==> flow/design.v <==
module sort_pipe #(
parameter DATA_WIDTH='d8
)(
input 				          clk,
input 				          rst_n,
input 					      client_val,
input [(8*DATA_WIDTH)-1:0]    client_data,
output reg                    client_rdy,
input 				          sort_rdy,
output reg                    sort_val,
output reg [8*DATA_WIDTH-1:0]   sort_data
);
reg [DATA_WIDTH-1 : 0] D0;
reg [DATA_WIDTH-1 : 0] D1;
reg [DATA_WIDTH-1 : 0] D2;
reg [DATA_WIDTH-1 : 0] D3;
reg [DATA_WIDTH-1 : 0] D4;
reg [DATA_WIDTH-1 : 0] D5;
reg [DATA_WIDTH-1 : 0] D6;
reg [DATA_WIDTH-1 : 0] D7;
reg [DATA_WIDTH-1:0] P0_C0_MAX;
reg [DATA_WIDTH-1:0] P0_C0_MIN;
reg [DATA_WIDTH-1:0] P0_C1_MIN;
reg [DATA_WIDTH-1:0] P0_C1_MAX;
reg [DATA_WIDTH-1:0] P0_C2_MAX;
reg [DATA_WIDTH-1:0] P0_C2_MIN;
reg [DATA_WIDTH-1:0] P0_C3_MIN;
reg [DATA_WIDTH-1:0] P0_C3_MAX;
reg [DATA_WIDTH-1:0] P1_C0_MAX;
reg [DATA_WIDTH-1:0] P1_C0_MIN;
reg [DATA_WIDTH-1:0] P1_C1_MIN;
reg [DATA_WIDTH-1:0] P1_C1_MAX;
reg [DATA_WIDTH-1:0] P1_C2_MAX;
reg [DATA_WIDTH-1:0] P1_C2_MIN;
reg [DATA_WIDTH-1:0] P1_C3_MIN;
reg [DATA_WIDTH-1:0] P1_C3_MAX;
reg [DATA_WIDTH-1:0] P2_C0_MIN;
reg [DATA_WIDTH-1:0] P2_C0_MAX;
reg [DATA_WIDTH-1:0] P2_C1_MIN;
reg [DATA_WIDTH-1:0] P2_C1_MAX;
reg [DATA_WIDTH-1:0] P3_C0_MIN;
reg [DATA_WIDTH-1:0] P3_C0_MAX;
reg [DATA_WIDTH-1:0] P3_C1_MIN;
reg [DATA_WIDTH-1:0] P3_C1_MAX;
reg [DATA_WIDTH-1:0] P3_C2_MIN;
reg [DATA_WIDTH-1:0] P3_C2_MAX;
reg [DATA_WIDTH-1:0] P3_C3_MIN;
reg [DATA_WIDTH-1:0] P3_C3_MAX;
reg [DATA_WIDTH-1:0] P4_C0_MIN;
reg [DATA_WIDTH-1:0] P4_C0_MAX;
reg [DATA_WIDTH-1:0] P4_C1_MAX;
reg [DATA_WIDTH-1:0] P4_C1_MIN;
reg [DATA_WIDTH-1:0] P4_C2_MIN;
reg [DATA_WIDTH-1:0] P4_C2_MAX;
reg [DATA_WIDTH-1:0] P4_C3_MAX;
reg [DATA_WIDTH-1:0] P4_C3_MIN;
reg [DATA_WIDTH-1:0] P5_C0_MIN;
reg [DATA_WIDTH-1:0] P5_C0_MAX;
reg [DATA_WIDTH-1:0] P5_C1_MAX;
reg [DATA_WIDTH-1:0] P5_C1_MIN;
reg [DATA_WIDTH-1:0] P5_C2_MIN;
reg [DATA_WIDTH-1:0] P5_C2_MAX;
reg [DATA_WIDTH-1:0] P5_C3_MAX;
reg [DATA_WIDTH-1:0] P5_C3_MIN;
reg [DATA_WIDTH-1:0] P2_C0_MIN_D;
reg [DATA_WIDTH-1:0] P2_C2_MIN_D;
reg [DATA_WIDTH-1:0] P2_C1_MAX_D;
reg [DATA_WIDTH-1:0] P2_C3_MAX_D;
reg [DATA_WIDTH-1:0] P4_C0_MIN_D;
reg [DATA_WIDTH-1:0] P4_C0_MAX_D;
reg [DATA_WIDTH-1:0] P4_C3_MIN_D;
reg [DATA_WIDTH-1:0] P4_C3_MAX_D;
reg [DATA_WIDTH-1:0] P5_C0_MIN_D;
reg [DATA_WIDTH-1:0] P5_C3_MAX_D;
reg [7:0] vld;
wire adv = ~vld[7] | sort_rdy;
always @(posedge clk or negedge rst_n) begin
if(~rst_n) D0 <= 'b0;
else if(adv) D0 <= client_data[DATA_WIDTH-1 : 0];
end
always @(posedge clk or negedge rst_n) begin
if(~rst_n) D1 <= 'b0;
else if(adv) D1 <=client_data[(2*DATA_WIDTH)-1 : DATA_WIDTH]; 
end
always @(posedge clk or negedge rst_n) begin
if(~rst_n) D2 <= 'b0;
else if(adv) D2 <=client_data[(3*DATA_WIDTH)-1 :(2*DATA_WIDTH)];
end 
always @(posedge clk or negedge rst_n) begin
if(~rst_n) D3 <= 'b0;
else if(adv) D3 <=client_data[(4*DATA_WIDTH)-1 :(3*DATA_WIDTH)];
end 
always @(posedge clk or negedge rst_n) begin
if(~rst_n) D4 <= 'b0;
else if(adv) D4 <=client_data[(5*DATA_WIDTH)-1 :(4*DATA_WIDTH)];
end 
always @(posedge clk or negedge rst_n) begin
if(~rst_n) D5 <= 'b0;
else if(adv) D5 <=client_data[(6*DATA_WIDTH)-1 :(5*DATA_WIDTH)];
end 
always @(posedge clk or negedge rst_n) begin
if(~rst_n) D6 <= 'b0;
else if(adv) D6 <=client_data[(7*DATA_WIDTH)-1 :(6*DATA_WIDTH)];
end 
always @(posedge clk or negedge rst_n) begin
if(~rst_n) D7 <= 'b0;
else if(adv) D7 <=client_data[(8*DATA_WIDTH)-1 :(7*DATA_WIDTH)]; 
end 
always @(posedge clk or negedge rst_n) begin
	if(~rst_n) P0_C0_MIN <= 'b0;
	else if (adv) if (D0 < D1) begin
		P0_C0_MIN <= D0;
	end
	else P0_C0_MIN <= D1;
end
always @(posedge clk or negedge rst_n) begin
	if(~rst_n) P0_C0_MAX <= 'b0;
	else if (adv) if (D0 > D1) begin
		P0_C0_MAX <= D0;
	end
	else P0_C0_MAX <= D1;
end
always @(posedge clk or negedge rst_n) begin
	if(~rst_n) P0_C1_MIN <= 'b0;
	else if (adv) if (D2 < D3) begin
		P0_C1_MIN <= D2;
	end
	else P0_C1_MIN <= D3;
end
always @(posedge clk or negedge rst_n) begin
	if(~rst_n) P0_C1_MAX <= 'b0;
	else if (adv) if (D2 > D3) begin
		P0_C1_MAX <= D2;
	end
	else P0_C1_MAX <= D3;
end
always @(posedge clk or negedge rst_n) begin
	if(~rst_n) P0_C2_MIN <= 'b0;
	else if (adv) if (D4 < D5) begin
		P0_C2_MIN <= D4;
	end
	else P0_C2_MIN <= D5;
end
always @(posedge clk or negedge rst_n) begin
	if(~rst_n) P0_C2_MAX <= 'b0;
	else if (adv) if (D4 > D5) begin
		P0_C2_MAX <= D4;
	end
	else P0_C2_MAX <= D5;
end
always @(posedge clk or negedge rst_n) begin
	if(~rst_n) P0_C3_MIN <= 'b0;
	else if (adv) if (D6 < D7) begin
		P0_C3_MIN <= D6;
	end
	else P0_C3_MIN <= D7;
end
always @(posedge clk or negedge rst_n) begin
	if(~rst_n) P0_C3_MAX <= 'b0;
	else if (adv) if (D6 > D7) begin
		P0_C3_MAX <= D6;
	end
	else P0_C3_MAX <= D7;
end
always @(posedge clk or negedge rst_n) begin
if(~rst_n) P1_C0_MIN <= 'b0;
	else if (adv) if (P0_C0_MIN < P0_C1_MIN) begin
		P1_C0_MIN <=P0_C0_MIN;
	end
	else P1_C0_MIN <= P0_C1_MIN;
end
always @(posedge clk or negedge rst_n) begin
if(~rst_n) P1_C0_MAX <= 'b0;
	else if (adv) if (P0_C0_MIN >P0_C1_MIN) begin
		P1_C0_MAX <=P0_C0_MIN;
	end
	else P1_C0_MAX <= P0_C1_MIN;
end
always @(posedge clk or negedge rst_n) begin
if(~rst_n) P1_C1_MIN <= 'b0;
	else if (adv) if (P0_C0_MAX < P0_C1_MAX) begin
		P1_C1_MIN <=P0_C0_MAX;
	end
	else P1_C1_MIN <= P0_C1_MAX;
end
always @(posedge clk or negedge rst_n) begin
if(~rst_n) P1_C1_MAX <= 'b0;
	else if (adv) if (P0_C0_MAX >P0_C1_MAX) begin
		P1_C1_MAX <=P0_C0_MAX;
	end
	else P1_C1_MAX <= P0_C1_MAX;
end
always @(posedge clk or negedge rst_n) begin
if(~rst_n) P1_C2_MIN <= 'b0;
	else if (adv) if (P0_C2_MIN < P0_C3_MIN) begin
		P1_C2_MIN <=P0_C2_MIN;
	end
	else P1_C2_MIN <= P0_C3_MIN;
end
always @(posedge clk or negedge rst_n) begin
if(~rst_n) P1_C2_MAX <= 'b0;
	else if (adv) if (P0_C2_MIN >P0_C3_MIN) begin
		P1_C2_MAX <=P0_C2_MIN;
end
	else P1_C2_MAX <= P0_C3_MIN;
end
always @(posedge clk or negedge rst_n) begin
if(~rst_n) P1_C3_MIN <= 'b0;
	else if (adv) if (P0_C2_MAX < P0_C3_MAX) begin
		P1_C3_MIN <=P0_C2_MAX;
	end
	else P1_C3_MIN <= P0_C3_MAX;
end
always @(posedge clk or negedge rst_n) begin
if(~rst_n) P1_C3_MAX <= 'b0;
	else if (adv) if (P0_C2_MAX >P0_C3_MAX) begin
		P1_C3_MAX <=P0_C2_MAX;
	end
	else P1_C3_MAX <= P0_C3_MAX;
end
always @(posedge clk or negedge rst_n) begin
if(~rst_n) P2_C0_MIN <= 'b0;
else if (adv) if(P1_C0_MAX<P1_C1_MIN)begin
       P2_C0_MIN<=P1_C0_MAX;
end
	 else P2_C0_MIN<=P1_C1_MIN;
	end
always @(posedge clk or negedge rst_n) begin  
if(~rst_n) P2_C0_MAX <= 'b0;
else if (adv) if(P1_C0_MAX>P1_C1_MIN) begin
     P2_C0_MAX<=P1_C0_MAX;
	 end
	 else P2_C0_MAX<=P1_C1_MIN;
	 end
always @(posedge clk or negedge rst_n) begin
if(~rst_n) P2_C1_MIN <= 'b0;
else if (adv) if(P1_C2_MAX<P1_C3_MIN)begin
     P2_C1_MIN<=P1_C2_MAX;
	 end
	 else P2_C1_MIN<=P1_C3_MIN;
	 end
always @(posedge clk or negedge rst_n) begin  
if(~rst_n) P2_C1_MAX <= 'b0;
else if (adv) if(P1_C2_MAX>P1_C3_MIN)begin
     P2_C1_MAX<=P1_C2_MAX;
	 end
	 else P2_C1_MAX<=P1_C3_MIN;
	 end
always @(posedge clk or negedge rst_n) begin
if(~rst_n) P3_C0_MIN <= 'b0;
else if (adv) if(P2_C0_MIN_D<P2_C2_MIN_D)begin
     P3_C0_MIN<=P2_C0_MIN_D;
	 end
	 else P3_C0_MIN<=P2_C2_MIN_D;
end
always @(posedge clk or negedge rst_n) begin
if(~rst_n) P3_C2_MIN <= 'b0;
else if (adv) if(P2_C0_MIN_D<P2_C2_MIN_D)begin
     P3_C2_MIN<=P2_C2_MIN_D;
	 end
	 else P3_C2_MIN<=P2_C0_MIN_D;
end
always @(posedge clk or negedge rst_n) begin
if(~rst_n) P3_C0_MAX <= 'b0;
else if (adv) if(P2_C0_MIN<P2_C1_MIN)begin
     P3_C0_MAX<=P2_C0_MIN;
	 end
	 else P3_C0_MAX<=P2_C1_MIN;
	 end
always @(posedge clk or negedge rst_n) begin
if(~rst_n) P3_C2_MAX <= 'b0;
else if (adv) if(P2_C0_MIN<P2_C1_MIN)begin
     P3_C2_MAX<=P2_C1_MIN;
	 end
	 else P3_C2_MAX<=P2_C0_MIN;
 end
 always @(posedge clk or negedge rst_n) begin
 if(~rst_n)P3_C1_MIN<='b0;
 else if (adv) if(P2_C0_MAX<P2_C1_MAX)begin
  P3_C1_MIN<=P2_C0_MAX;
  end
  else P3_C1_MIN<=P2_C1_MAX;
  end
   always @(posedge clk or negedge rst_n) begin
 if(~rst_n)P3_C3_MIN<='b0;
 else if (adv) if(P2_C0_MAX<P2_C1_MAX)begin
  P3_C3_MIN<=P2_C1_MAX;
  end
  else P3_C3_MIN<=P2_C0_MAX;
  end
  always @(posedge clk or negedge rst_n) begin
 if(~rst_n)P3_C1_MAX<='b0;
 else if (adv) if(P2_C1_MAX_D<P2_C3_MAX_D)begin
  P3_C1_MAX<=P2_C1_MAX_D;
  end
  else P3_C1_MAX<=P2_C3_MAX_D;
  end
   always @(posedge clk or negedge rst_n) begin
 if(~rst_n)P3_C3_MAX<='b0;
 else if (adv) if(P2_C1_MAX_D<P2_C3_MAX_D)begin
  P3_C3_MAX<=P2_C3_MAX_D;
  end
  else P3_C3_MAX<=P2_C1_MAX_D;
  end
always @(posedge clk or negedge rst_n) begin
  if(~rst_n)P4_C1_MIN<='b0;
  else if (adv) if(P3_C1_MIN>P3_C2_MIN)begin
  P4_C1_MIN<=P3_C2_MIN;
  end
  else P4_C1_MIN <=P3_C1_MIN;
  end
always @(posedge clk or negedge rst_n) begin
  if(~rst_n)P4_C2_MIN<='b0;
  else if (adv) if(P3_C1_MIN>P3_C2_MIN)begin
  P4_C2_MIN<=P3_C1_MIN;
  end
  else P4_C2_MIN <=P3_C2_MIN;
  end 
always @(posedge clk or negedge rst_n) begin
   if(~rst_n) P4_C1_MAX<='b0;
   else if (adv) if(P3_C1_MAX<P3_C2_MAX)begin
   P4_C1_MAX<=P3_C1_MAX;
   end
   else  P4_C1_MAX<=P3_C2_MAX;
   end
always @(posedge clk or negedge rst_n) begin
   if(~rst_n)P4_C2_MAX<='b0;
   else if (adv) if(P3_C1_MAX<P3_C2_MAX)begin
   P4_C2_MAX<=P3_C2_MAX;
   end
   else P4_C2_MAX<=P3_C1_MAX;
   end
always @(posedge clk or negedge rst_n) begin
   if(~rst_n)P5_C0_MAX<='b0;
   else if (adv) if(P4_C0_MAX_D>P4_C1_MIN)begin
   P5_C0_MAX<=P4_C1_MIN;
   end
   else P5_C0_MAX<=P4_C0_MAX_D;
   end
always @(posedge clk or negedge rst_n) begin
   if(~rst_n)P5_C1_MIN<='b0;
   else if (adv) if(P4_C0_MAX_D>P4_C1_MIN)begin
   P5_C1_MIN<=P4_C0_MAX_D;
   end
   else  P5_C1_MIN<=P4_C1_MIN;
end
always @(posedge clk or negedge rst_n) begin
   if(~rst_n)P5_C1_MAX<='b0;
   else if (adv) if(P4_C1_MAX>P4_C2_MIN)begin
   P5_C1_MAX<=P4_C2_MIN;
   end
   else  P5_C1_MAX<=P4_C1_MAX;
end
always @(posedge clk or negedge rst_n) begin
   if(~rst_n)P5_C2_MIN<='b0;
   else if (adv) if(P4_C1_MAX>P4_C2_MIN)begin
   P5_C2_MIN<=P4_C1_MAX;
   end
   else P5_C2_MIN<=P4_C2_MIN;
   end
always @(posedge clk or negedge rst_n) begin
   if(~rst_n)P5_C2_MAX<='b0;
   else if (adv) if(P4_C2_MAX>P4_C3_MIN_D)begin
   	P5_C2_MAX<=P4_C3_MIN_D;
   end
   else  P5_C2_MAX<=P4_C2_MAX;
end
always @(posedge clk or negedge rst_n) begin
   if(~rst_n)P5_C3_MIN<='b0;
   else if (adv) if(P4_C2_MAX>P4_C3_MIN_D)begin
   P5_C3_MIN<=P4_C2_MAX;
   end
   else P5_C3_MIN<=P4_C3_MIN_D;
   end
always @(posedge clk or negedge rst_n) begin
   if(~rst_n) begin
      P2_C0_MIN_D <= 'b0; P2_C2_MIN_D <= 'b0; P2_C1_MAX_D <= 'b0; P2_C3_MAX_D <= 'b0;
      P4_C0_MIN_D <= 'b0; P4_C0_MAX_D <= 'b0; P4_C3_MIN_D <= 'b0; P4_C3_MAX_D <= 'b0;
      P5_C0_MIN_D <= 'b0; P5_C3_MAX_D <= 'b0;
   end
   else if (adv) begin
      P2_C0_MIN_D <= P1_C0_MIN; P2_C2_MIN_D <= P1_C2_MIN; P2_C1_MAX_D <= P1_C1_MAX; P2_C3_MAX_D <= P1_C3_MAX;
      P4_C0_MIN_D <= P3_C0_MIN; P4_C0_MAX_D <= P3_C0_MAX; P4_C3_MIN_D <= P3_C3_MIN; P4_C3_MAX_D <= P3_C3_MAX;
      P5_C0_MIN_D <= P4_C0_MIN_D; P5_C3_MAX_D <= P4_C3_MAX_D;
   end
end
always @(posedge clk or negedge rst_n) begin
   if(~rst_n) vld <= 'b0;
   else if (adv) vld <= {vld[6:0], client_val};
end
always @(posedge clk or negedge rst_n) begin
   if(~rst_n) sort_data <= 64'b0;
   else if (adv)
     sort_data <= {P5_C0_MIN_D,P5_C0_MAX,P5_C1_MIN,P5_C1_MAX,P5_C2_MIN,P5_C2_MAX,P5_C3_MIN,P5_C3_MAX_D};
end
always @(*) begin
   sort_val   = vld[7];
   client_rdy = adv;
end
endmodule
* Step by step through the tools: sort_pipe *
The steps from the RTL of sort_pipe to its reports follow in flow order.
Line numbers count from 1 in the design file above.
Operators carry their Yosys type and port widths (W data, S select, Z words).
Library cell names are shortened.
The mark -- stands for no value.

set-up
  top module = sort_pipe
  clock = clk
  standard-cell library = sky130hd
  corner = tt_025C_1v80

* After elaboration *
Counts by Yosys on the flattened word-level netlist (proc, flatten, opt, wreduce; memories kept). Register bits leave out memories and registers merged into their read ports (data or address); mux counts leave out enables and synchronous resets folded into registers. Print and check cells are left out. Cells with the same type and inputs are merged into one.

storage and ports
  bits in registers = 520
  bits of input ports = 68
  output and inout port bits = 66
  word-level cells = 127

cells by class
  magnitude comparators = 29
  mux-type cells = 38
  bitwise gates (word level) = 2

operators with widths
  cell          count
  $mux W8       38
  $lt A8 B8 Y1  15
  $gt A8 B8 Y1  14
  $or A1 B1 Y1  1
  $not A1 Y1    1

* Longest topological paths *
Longest topological path by Yosys (ltp), each cell counted once; first at word level (registers and memories cut), then after technology mapping (sequential cells cut; the memories' decode and read muxes count).

depth
  word-level depth = 2
  ABC_AREA = 0
  depth in mapped cells = 8
  mapped depth without buffers = 7

* After synthesis *
Source: synth_stat.txt of the flow (Yosys; design flattened, memories mapped). It holds for the ABC_AREA given above (unset counts as 0); a run with the other value may have another netlist.

cells by type
  cell type  count  total area (um^2)
  dfrtp_1    520    1.3E+04
  nand2_1    604    2.27E+03
  ha_1       147    1.84E+03
  nand3_1    347    1.74E+03
  o21ai_0    248    1241.19
  o211ai_1   123    923.386
  a31oi_1    144    900.864
  nor2_1     191    716.938
  a22oi_1    80     600.576
  nand4_1    94     588.064
  inv_1      147    551.779
  buf_2      96     480.461
  nor2b_1    57     356.592
  a21oi_1    62     310.298
  and2_1     45     281.52
  o21ai_1    49     245.235
  clkbuf_1   57     213.955
  a211oi_4   9      180.173

Other cell types: 20; their cells: 201.

synthesis totals
  cells in the netlist = 3221
  synthesis area = 28244.6 um^2
  mapped flip-flops = 520
  buffer cells = 188

* Worst setup path after synthesis *
Path of least setup slack by OpenSTA after synthesis, without wires, with an ideal clock, recovery checks aside; 20% of the period is set as input and as output delay. Where synthesis merged equal registers, the netlist keeps one of their names.

timing path after synthesis
  path type = input-to-output
  start = in sort_rdy
  end = out client_rdy
  clock period = 3000 ps
  external input delay = 600 ps
  launch time at the first pin = 600 ps
  arrival = 1296 ps
  setup slack = 1104 ps
  path delay = 696 ps
  stages on the path = 5
  buffers on the path = 3
  period reached after synthesis = 1896 ps

"path delay" is the arrival time less input delay plus setup time.
At an output port there is no setup time.
"stages on the path" counts driving pins, that of a launching flip-flop among them; a cell with two outputs on the path counts twice.
"period reached after synthesis" = period - worst setup slack (recovery checks aside). The figure is calculated, with input and output delays left at 20% of the set period.
Between the ends stands the longest chain of elaborated cells between them, by number of cells; it is not shown to be the way that was timed. Of several equally long chains one is given.
A line is the first line of the expression or statement that the cell stems from. Yosys adds cells for indexed reads and writes and turns some case tables into memories.

on the way, after synthesis
  cells stage by stage = nor2b_2 inv_2 buf_4 buf_2 buf_2
  length of the longest elaborated chain = 1
  elaborated cells on any way between the ends = 1
  source lines of those cells = 1
  classes of those cells = logic: 1

ends and longest elaborated chain, after synthesis
  element       line  RTL
  from (decl)   9     input sort_rdy,
  $or A1 B1 Y1  76    wire adv = ~vld[7] | sort_rdy;
  to (decl)     8     output reg                    client_rdy,

* Path in the finished layout *
Path of least setup slack in the final report of flow run 1 (OpenROAD, finished layout, wires in). Where an end is a register, its clock arrival counts in the times.
The path's times are printed in steps of 10 ps; the period is the one set.

timing path after layout
  path type = reg-to-reg
  start = reg P3_C2_MAX[5]
  end = reg P4_C1_MAX[3]
  clock period = 1970 ps
  launch time at the first pin = 650 ps
  arrival = 2620 ps
  setup slack = -130 ps
  stages on the path = 9
  buffers on the path = 1

Between the ends stands the longest chain of elaborated cells between them, by number of cells; it is not shown to be the way that was timed. Of several equally long chains one is given.
At most two assigning lines are given for a register; there are more.

on the way, after layout
  cells stage by stage = dfrtp_1 clkinvlp_4 ha_4 a21oi_4 o21ai_4 clkbuf_16 nor2b_1 o21ai_1 nand3_1
  length of the longest elaborated chain = 2
  elaborated cells on any way between the ends = 2
  classes of those cells = compare: 1; mux: 1

ends and longest elaborated chain, after layout
  element        line  RTL
  from (decl)    46    reg [DATA_WIDTH-1:0] P3_C2_MAX;
  from (assign)  271   if(~rst_n) P3_C2_MAX <= 'b0;
  from (assign)  273   P3_C2_MAX<=P2_C1_MIN;
  $lt A8 B8 Y1   321   else if (adv) if(P3_C1_MAX<P3_C2_MAX)begin
  $mux W8        321
  to (assign)    320   if(~rst_n) P4_C1_MAX<='b0;
  to (assign)    322   P4_C1_MAX<=P3_C1_MAX;
  to (decl)      51    reg [DATA_WIDTH-1:0] P4_C1_MAX;

Ticket comment

Design sort_pipe on sky130hd. What follows are 5 stored runs of the flow, each under its own settings; their order means nothing. The constraints put input and output delay at 20% of the set period each and load the outputs with 0.01 pF.
By "time of the worst setup path" is meant the share of the clock period that the worst setup path is allowed (20% is reserved at inputs, 20% at outputs), minus its slack. Clock arrival times at its registers enter into it.
"total power after layout" rests on the timing tool's default activity at the inputs, not on a simulated workload.
"time of the worst setup path" is given in steps of 10 ps.
Among the settings, -- means not set for that run.
Among the results, -- means that no value is shown for the run.

name                                                      flow run 1  flow run 2  flow run 3  flow run 4  flow run 5
CELL_PAD_IN_SITES_DETAIL_PLACEMENT                        0           1           --          2           0
CELL_PAD_IN_SITES_GLOBAL_PLACEMENT                        1           --          3           0           3
CORE_ASPECT_RATIO                                         1.49        --          1.2         0.52        1.28
CORE_MARGIN                                               10          7           3           3           2
CORE_UTILIZATION                                          40          58          58          33          21
CTS_CLUSTER_SIZE                                          95          --          --          45          --
GPL_ROUTABILITY_DRIVEN                                    1           1           --          1           1
MAX_ROUTING_LAYER                                         met5        met5        met4        met4        met5
MIN_ROUTING_LAYER                                         met2        --          met2        met2        met1
PLACE_DENSITY_LB_ADDON                                    0.14        0.18        0.21        --          0.14
SETUP_SLACK_MARGIN                                        0.51        0.28        0.19        -0.12       0.51
SLEW_MARGIN                                               35          5           20          20          20
period_ns                                                 1.97        1.47        3.0         1.87        1.97
CAP_MARGIN                                                20          40          20          20          20
ABC_AREA                                                  --          0           1           --          --
TNS_END_PERCENT                                           --          85          --          --          --
CTS_CLUSTER_DIAMETER                                      --          --          329         142         --
GPL_TIMING_DRIVEN                                         --          --          0           1           --
HOLD_SLACK_MARGIN                                         --          --          --          0.07        --
mapped cell area after synthesis (um^2)                   28244.6     --          --          --          28244.6
total power after layout (mW)                             92.802      --          --          --          92.863
setup slack of the worst path (ps)                        -135        --          --          --          2
setup TNS (ps)                                            -1329       --          --          --          0
area of the standard cells in the finished layout (um^2)  43152.6     --          --          --          44273.7
die size (um^2)                                           81853.8     --          --          --          137471.0
time of the worst setup path (ps)                         2100        --          --          --          1570
class of the worst setup path                             reg-to-reg  --          --          --          reg-to-output

Flow run 2: no results, placement failed with DPL-0033
Flow run 3: no results, placement failed with FLW-0024
Flow run 4: no results, routing failed with GRT-0116
